==> flow/design.v <==
module alu (
    input               i_clk,
    input               i_rst_n,
    input               i_valid,
    input signed [11:0] i_data_a,
    input signed [11:0] i_data_b,
    input        [2:0]  i_inst,
    output              o_valid,
    output       [11:0] o_data,
    output              o_overflow
);
reg  [11:0] o_data_w, o_data_r;
reg         o_valid_w, o_valid_r;
reg         o_overflow_w, o_overflow_r;
reg  [19:0] data_old;
reg         overflow_old;
wire [12:0] data_add, data_sub, data_mean;
wire [23:0] data_mul;
wire [19:0] data_mul_round;
wire [20:0] data_mac;
wire [11:0] data_a_abs, data_b_abs;
assign o_valid = o_valid_r;
assign o_data = o_data_r;
assign o_overflow = o_overflow_r;
assign data_add = {i_data_a[11], i_data_a} + {i_data_b[11], i_data_b};
assign data_sub = {i_data_a[11], i_data_a} - {i_data_b[11], i_data_b};
assign data_mul = {{12{i_data_a[11]}}, i_data_a} * {{12{i_data_b[11]}}, i_data_b};
assign data_mul_round = {data_mul[23], data_mul[23:5]} + {19'd0, data_mul[4]};
assign data_mac = {data_mul_round[19], data_mul_round} + {data_old[19], data_old};
assign data_mean = data_add >> 1;
assign data_a_abs = i_data_a[11]? ~(i_data_a)+12'd1: i_data_a;
assign data_b_abs = i_data_b[11]? ~(i_data_b)+12'd1: i_data_b;
always@(*) begin
  o_data_w = 12'd0;
  o_valid_w = i_valid;
  o_overflow_w = 1'b0;
  case(i_inst)
    3'b000: begin  
      o_overflow_w = ^data_add[12:11];
      o_data_w = data_add[11:0];
    end
    3'b001: begin  
      o_overflow_w = ^data_sub[12:11];
      o_data_w = data_sub[11:0];
    end
    3'b010: begin  
      o_data_w = data_mul_round[11:0];
      o_overflow_w = ~(data_mul_round[19:11] == 9'b1_1111_1111 | data_mul_round[19:11] == 9'b0_0000_0000);
    end
    3'b011: begin  
      o_data_w = data_mac[11:0]; 
      o_overflow_w = ~(data_mac[20:11] == 10'b11_1111_1111 | data_mac[20:11] == 10'b00_0000_0000) | overflow_old;
    end
    3'b100: begin  
      o_data_w = ~(i_data_a ^ i_data_b);
    end
    3'b101: begin  
      o_data_w = ~i_data_a[11]? i_data_a: 12'd0;
    end
    3'b110: begin  
      o_data_w = data_mean[11:0];
    end
    3'b111: begin  
      o_data_w = (data_a_abs >= data_b_abs)? data_a_abs: data_b_abs;
    end
  endcase
end
always@(posedge i_clk or negedge i_rst_n) begin
  if(~i_rst_n) begin
    o_data_r <= 12'd0;
    o_overflow_r <= 1'b0;
    o_valid_r <= 1'b0;
  end 
  else begin
    o_data_r <= o_data_w;
    o_overflow_r <= o_overflow_w;
    o_valid_r <= o_valid_w;
  end
end
always@(posedge i_clk or negedge i_rst_n) begin
  if(~i_rst_n) begin
    data_old <= 20'd0;
    overflow_old <= 1'b0;
  end
  else if(i_valid) begin
    if(i_inst == 3'b011)begin
      data_old <= {{8{o_data_w[11]}}, o_data_w};
      overflow_old <= o_overflow_w;
    end
    else begin
      data_old <= 20'd0;
      overflow_old <= 1'b0;
    end
  end
end
endmodule
## From RTL to reports: alu

The steps from the RTL of alu to its reports follow in flow order.
Lines are those of the file above, counted from 1.
Operators carry their Yosys type and port widths (W data, S select, Z words).
Library cell names are shortened.
The mark -- stands for no value.

- Design top: alu
- Clock input: i_clk
- Standard-cell library: sky130hd
- Corner: tt_025C_1v80

## Elaborated design

Source: Yosys, flattened and elaborated, memories not mapped. Widths are those after wreduce. Registers that Yosys merges into a memory's read port (data or address) are not register bits. Print and check cells do not count. Equal cells are merged and count once.

- Register bits after elaboration: 35
- Bits in latches: 0
- Bits in writable memories: 0
- Bits in read-only memories: 0
- Word width x clocked read ports: 0
- Memory cells: 0
- Bits of input ports: 30
- Output and inout bits: 14
- Elaborated cells: 45

- Add/sub/neg operators: 6
- $mul: 1
- Divide/modulo/power cells: 0
- $lt $le $gt $ge: 1
- Equality and inequality tests: 9
- Shifts and indexed selects: 0
- Multiplexer cells: 8
- Bitwise logic cells: 9
- Reduce/logical cells: 6

Operator list:

| cell | count |
|---|---|
| $mul A12 B12 Y24 | 1 |
| $pmux W12 S8 | 1 |
| $not A12 Y12 | 3 |
| $mux W12 | 3 |
| $add A12 B1 Y12 const B | 2 |
| $add A20 B20 Y21 | 1 |
| $add A19 B2 Y20 | 1 |
| $mux W20 | 1 |
| $add A12 B12 Y13 | 1 |
| $sub A12 B12 Y13 | 1 |
| $ge A12 B12 Y1 | 1 |
| $xor A12 B12 Y12 | 1 |
| $eq A3 B3 Y1 const B | 4 |
| $mux W11 | 1 |
| $eq A10 B10 Y1 const B | 1 |
| $logic_not A10 Y1 | 1 |
| $eq A9 B9 Y1 const B | 1 |
| $logic_not A9 Y1 | 1 |
| $eq A3 B2 Y1 const B | 2 |
| $pmux W1 S5 | 1 |
| $reduce_xor A2 Y1 | 2 |
| $reduce_or A4 Y1 | 1 |
| $or A1 B1 Y1 | 3 |
| $eq A3 B1 Y1 const B | 1 |
| $logic_not A3 Y1 | 1 |
| $not A1 Y1 | 2 |
| $mux W1 | 1 |

## Logic depth

Depth = most cells in a row (Yosys ltp): at word level without a register or memory, in the mapped netlist without a sequential cell, where the memories' decode and read muxes count.

- Depth in word-level cells: 9
- ABC_AREA: 0
- Depth in mapped cells: 34
- Mapped depth without buffers: 33

## After synthesis

Source: synth_stat.txt of the flow (Yosys; design flattened, memories mapped). It holds for the ABC_AREA given above (unset counts as 0); a run with the other value may have another netlist.
The area totals of this step are shown rounded.

Cells by type:

| type | count | total area (µm²) |
|---|---|---|
| fa_1 | 141 | 2.82E+03 |
| ha_1 | 108 | 1.35E+03 |
| inv_1 | 217 | 814.531 |
| dfrtp_1 | 27 | 675.648 |
| xnor2_1 | 58 | 507.987 |
| nand2_1 | 135 | 506.736 |
| a21oi_1 | 72 | 360.346 |
| nor2_1 | 86 | 322.81 |
| xor2_1 | 27 | 236.477 |
| and2_1 | 34 | 212.704 |
| o21ai_0 | 40 | 200.192 |
| clkbuf_1 | 51 | 191.434 |
| nor3_1 | 30 | 150.144 |
| nand3_1 | 28 | 140.134 |
| nand2b_1 | 20 | 125.12 |
| a21o_1 | 16 | 120.115 |
| nor2b_1 | 17 | 106.352 |
| o211ai_1 | 14 | 105.101 |

Other cell types: 55; their cells: 191.

- Cells in the netlist: 1312
- Synthesis area: 0.01 mm²
- Sequential area: 0.00068 mm²
- Mapped flip-flops: 27
- Buffers: 54

## Path before layout

Path of least setup slack by OpenSTA after synthesis, without wires, with an ideal clock, recovery checks aside; 20% of the period is set as input and as output delay. Where synthesis merged equal registers, the netlist keeps one of their names.

- Path type: in2reg
- From: in i_data_a[11]
- To: reg overflow_old
- Period: 10000 ps
- Input delay: 2000 ps
- Setup time: 144 ps
- Launch time at the first pin: 2000 ps
- Data arrival time: 9843 ps
- Data required time: 9856 ps
- Slack: 13 ps
- Delay of the path: 7987 ps
- Stages: 33
- Buffers on the path: 3
- Synthesis period reached: 9987 ps

"delay of the path" = arrival - input delay + setup time.
"stages" counts driving pins, that of a launching flip-flop among them; a cell with two outputs on the path counts twice.
"synthesis period reached" = period - worst setup slack (recovery checks aside). The figure is calculated, with input and output delays left at 20% of the set period.
The rows between start and end are the longest chain of elaborated cells between them; the timing report does not say that the signal goes this way. Where chains are equally long, one stands for them.
A line is the first line of the expression or statement that the cell stems from. Yosys adds cells for indexed reads and writes and turns some case tables into memories.
A register here has more assigning lines than the two given.

- Cell sequence: clkbuf_1 -> clkbuf_1 -> nand2_1 -> inv_1 -> fa_1 -> ha_1 -> inv_1 -> fa_1 -> inv_1 -> fa_1 -> inv_1 -> fa_1 -> inv_1 -> ha_1 -> a21o_1 -> nor3_1 -> nand3_1 -> a221o_1 -> nor4b_4 -> and4_1 -> nor2_1 -> ha_1 -> clkbuf_1 -> and2_1 -> o311ai_0 -> a21oi_1 -> a41o_1 -> a21o_1 -> nand2_1 -> a31o_2 -> or4_1 -> nor3b_1 -> o32ai_1
- Cells in the longest elaborated chain: 9
- Elaborated cells on any way between the ends: 18
- Source lines of those cells: 11
- Classes of those cells: add/sub: 4; mul: 1; eq/ne: 2; mux: 2; logic: 5; reduce/logical: 4

Ends and longest elaborated chain, after synthesis:

| element | RTL line | text |
|---|---|---|
| from (decl) | 5 | `input signed [11:0] i_data_a,` |
| $mul A12 B12 Y24 | 27 | `assign data_mul = {{12{i_data_a[11]}}, i_data_a} * {{12{i_data_b[11]}}, i_data_b};` |
| $add A19 B2 Y20 | 28 | `assign data_mul_round = {data_mul[23], data_mul[23:5]} + {19'd0, data_mul[4]};` |
| $add A20 B20 Y21 | 29 | `assign data_mac = {data_mul_round[19], data_mul_round} + {data_old[19], data_old};` |
| $eq A10 B10 Y1 | 52 | `o_overflow_w = ~(data_mac[20:11] == 10'b11_1111_1111 \| data_mac[20:11] == 10'b00_0000_0000) \| overflow_old;` |
| $or A1 B1 Y1 | 52 |  |
| $not A1 Y1 | 52 |  |
| $or A1 B1 Y1 | 52 |  |
| $pmux W1 S5 | 37 | `case(i_inst)` |
| $mux W1 | 86 | `if(i_inst == 3'b011)begin` |
| to (assign) | 83 | `overflow_old <= 1'b0;` |
| to (assign) | 88 | `overflow_old <= o_overflow_w;` |
| to (decl) | 16 | `reg         overflow_old;` |

## Worst path after layout

From the final timing report of flow run A: the path of least setup slack in the routed layout; clock arrival at registers is part of the times.
The path's times are printed in steps of 10 ps; the period is the one set.

- Path type: in2reg
- From: in i_data_a[7]
- To: reg overflow_old
- Period: 9650 ps
- Input delay: 1930 ps
- Setup time: 150 ps
- Launch time at the first pin: 1930 ps
- Data arrival time: 9560 ps
- Data required time: 9770 ps
- Slack: 210 ps
- Stages: 33
- Buffers on the path: 4

The rows between start and end are the longest chain of elaborated cells between them; the timing report does not say that the signal goes this way. Where chains are equally long, one stands for them.
A register here has more assigning lines than the two given.

- Cell sequence: clkdlybuf4s15_2 -> clkbuf_8 -> buf_4 -> and2_1 -> fa_1 -> ha_1 -> inv_1 -> fa_1 -> inv_1 -> fa_1 -> inv_1 -> fa_1 -> inv_1 -> ha_4 -> a21oi_4 -> o31a_4 -> o21ai_4 -> xnor2_4 -> or3_4 -> xnor2_4 -> ha_4 -> and3_4 -> and2_4 -> o311ai_4 -> a21oi_1 -> buf_4 -> a41o_1 -> a21o_1 -> nand2_1 -> a31o_2 -> or4_4 -> nor3b_2 -> o32ai_1
- Cells in the longest elaborated chain: 9
- Elaborated cells on any way between the ends: 18
- Source lines of those cells: 11
- Classes of those cells: add/sub: 4; mul: 1; eq/ne: 2; mux: 2; logic: 5; reduce/logical: 4

Ends and longest elaborated chain, post-layout:

| element | RTL line | text |
|---|---|---|
| from (decl) | 5 | `input signed [11:0] i_data_a,` |
| $mul A12 B12 Y24 | 27 | `assign data_mul = {{12{i_data_a[11]}}, i_data_a} * {{12{i_data_b[11]}}, i_data_b};` |
| $add A19 B2 Y20 | 28 | `assign data_mul_round = {data_mul[23], data_mul[23:5]} + {19'd0, data_mul[4]};` |
| $add A20 B20 Y21 | 29 | `assign data_mac = {data_mul_round[19], data_mul_round} + {data_old[19], data_old};` |
| $eq A10 B10 Y1 | 52 | `o_overflow_w = ~(data_mac[20:11] == 10'b11_1111_1111 \| data_mac[20:11] == 10'b00_0000_0000) \| overflow_old;` |
| $or A1 B1 Y1 | 52 |  |
| $not A1 Y1 | 52 |  |
| $or A1 B1 Y1 | 52 |  |
| $pmux W1 S5 | 37 | `case(i_inst)` |
| $mux W1 | 86 | `if(i_inst == 3'b011)begin` |
| to (assign) | 83 | `overflow_old <= 1'b0;` |
| to (assign) | 88 | `overflow_old <= o_overflow_w;` |
| to (decl) | 16 | `reg         overflow_old;` |

Design alu on sky130hd. What follows are 5 stored runs of the flow, each under its own settings; their order means nothing. The constraints put input and output delay at 20% of the set period each and load the outputs with 0.01 pF.
"achieved period" is the run's clock period less its worst setup slack. It is reckoned from that one timing run; input and output delays stay at 20% of the period that was set.
"time of the worst setup path" means the part of the period allowed to the worst setup path (the constraints hold back 20% at inputs and 20% at outputs) less its slack; where the path has registers, the arrival times of their clocks count too.
"time of the worst setup path" is given in steps of 10 ps.
Results are given in rounded form.

### Flow run A

Settings: `ABC_AREA=0`, `CAP_MARGIN=15`, `CORE_ASPECT_RATIO=0.68`, `CORE_UTILIZATION=40`, `CTS_CLUSTER_DIAMETER=372`, `GPL_TIMING_DRIVEN=0`, `HOLD_SLACK_MARGIN=0.28`, `MIN_ROUTING_LAYER=met1`, `PLACE_DENSITY_LB_ADDON=0.09`, `SLEW_MARGIN=10`, `period_ns=9.65`, `CORE_MARGIN=2`

- Worst setup slack after layout: 210 ps
- Yosys chip area after synthesis: 0.01 mm²
- Worst hold slack in the final report: 520 ps
- Standard-cell area of the final layout: 0.013 mm²
- Utilization in the final report: 49 %
- Overall die area: 0.028 mm²
- Achieved period: 9438 ps
- Sum of negative setup slack: 0 ps
- Time of the worst setup path: 7510 ps
- Kind of the worst setup path: in2reg

### Flow run B

Settings: `ABC_AREA=0`, `CAP_MARGIN=15`, `CELL_PAD_IN_SITES_GLOBAL_PLACEMENT=1`, `CORE_ASPECT_RATIO=0.68`, `CORE_UTILIZATION=40`, `CTS_CLUSTER_DIAMETER=372`, `GPL_TIMING_DRIVEN=1`, `HOLD_SLACK_MARGIN=0.28`, `MIN_ROUTING_LAYER=met1`, `PLACE_DENSITY_LB_ADDON=0.09`, `SLEW_MARGIN=10`, `TNS_END_PERCENT=85`, `period_ns=9.65`, `CORE_MARGIN=2`

- Worst setup slack after layout: 270 ps
- Yosys chip area after synthesis: 0.01 mm²
- Worst hold slack in the final report: 520 ps
- Standard-cell area of the final layout: 0.014 mm²
- Utilization in the final report: 54 %
- Overall die area: 0.028 mm²
- Achieved period: 9385 ps
- Sum of negative setup slack: 0 ps
- Time of the worst setup path: 7450 ps
- Kind of the worst setup path: in2reg

### Flow run C

Settings: `CAP_MARGIN=20`, `CELL_PAD_IN_SITES_DETAIL_PLACEMENT=0`, `CELL_PAD_IN_SITES_GLOBAL_PLACEMENT=2`, `CORE_MARGIN=5`, `CORE_UTILIZATION=60`, `CTS_CLUSTER_DIAMETER=289`, `GPL_ROUTABILITY_DRIVEN=1`, `GPL_TIMING_DRIVEN=1`, `MAX_ROUTING_LAYER=met4`, `MIN_ROUTING_LAYER=met2`, `PLACE_DENSITY_LB_ADDON=0.16`, `TNS_END_PERCENT=50`, `period_ns=13.2`, `SLEW_MARGIN=20`

Stopped before the end: placement reported FLW-0024.

### Flow run D

Settings: `CAP_MARGIN=5`, `CELL_PAD_IN_SITES_DETAIL_PLACEMENT=1`, `CELL_PAD_IN_SITES_GLOBAL_PLACEMENT=2`, `CORE_UTILIZATION=60`, `CTS_CLUSTER_DIAMETER=219`, `GPL_ROUTABILITY_DRIVEN=1`, `GPL_TIMING_DRIVEN=1`, `MAX_ROUTING_LAYER=met5`, `PLACE_DENSITY_LB_ADDON=0.16`, `SETUP_SLACK_MARGIN=0.72`, `TNS_END_PERCENT=55`, `period_ns=6.16`, `CORE_MARGIN=2`, `SLEW_MARGIN=20`

Stopped before the end: placement reported FLW-0024.

### Flow run E

Settings: `CORE_UTILIZATION=40`, `period_ns=9.8`, `CAP_MARGIN=20`, `CORE_MARGIN=2`, `SLEW_MARGIN=20`

- Worst setup slack after layout: 320 ps
- Yosys chip area after synthesis: 0.01 mm²
- Worst hold slack in the final report: 520 ps
- Standard-cell area of the final layout: 0.013 mm²
- Utilization in the final report: 51 %
- Overall die area: 0.027 mm²
- Achieved period: 9479 ps
- Sum of negative setup slack: 0 ps
- Time of the worst setup path: 7520 ps
- Kind of the worst setup path: in2reg
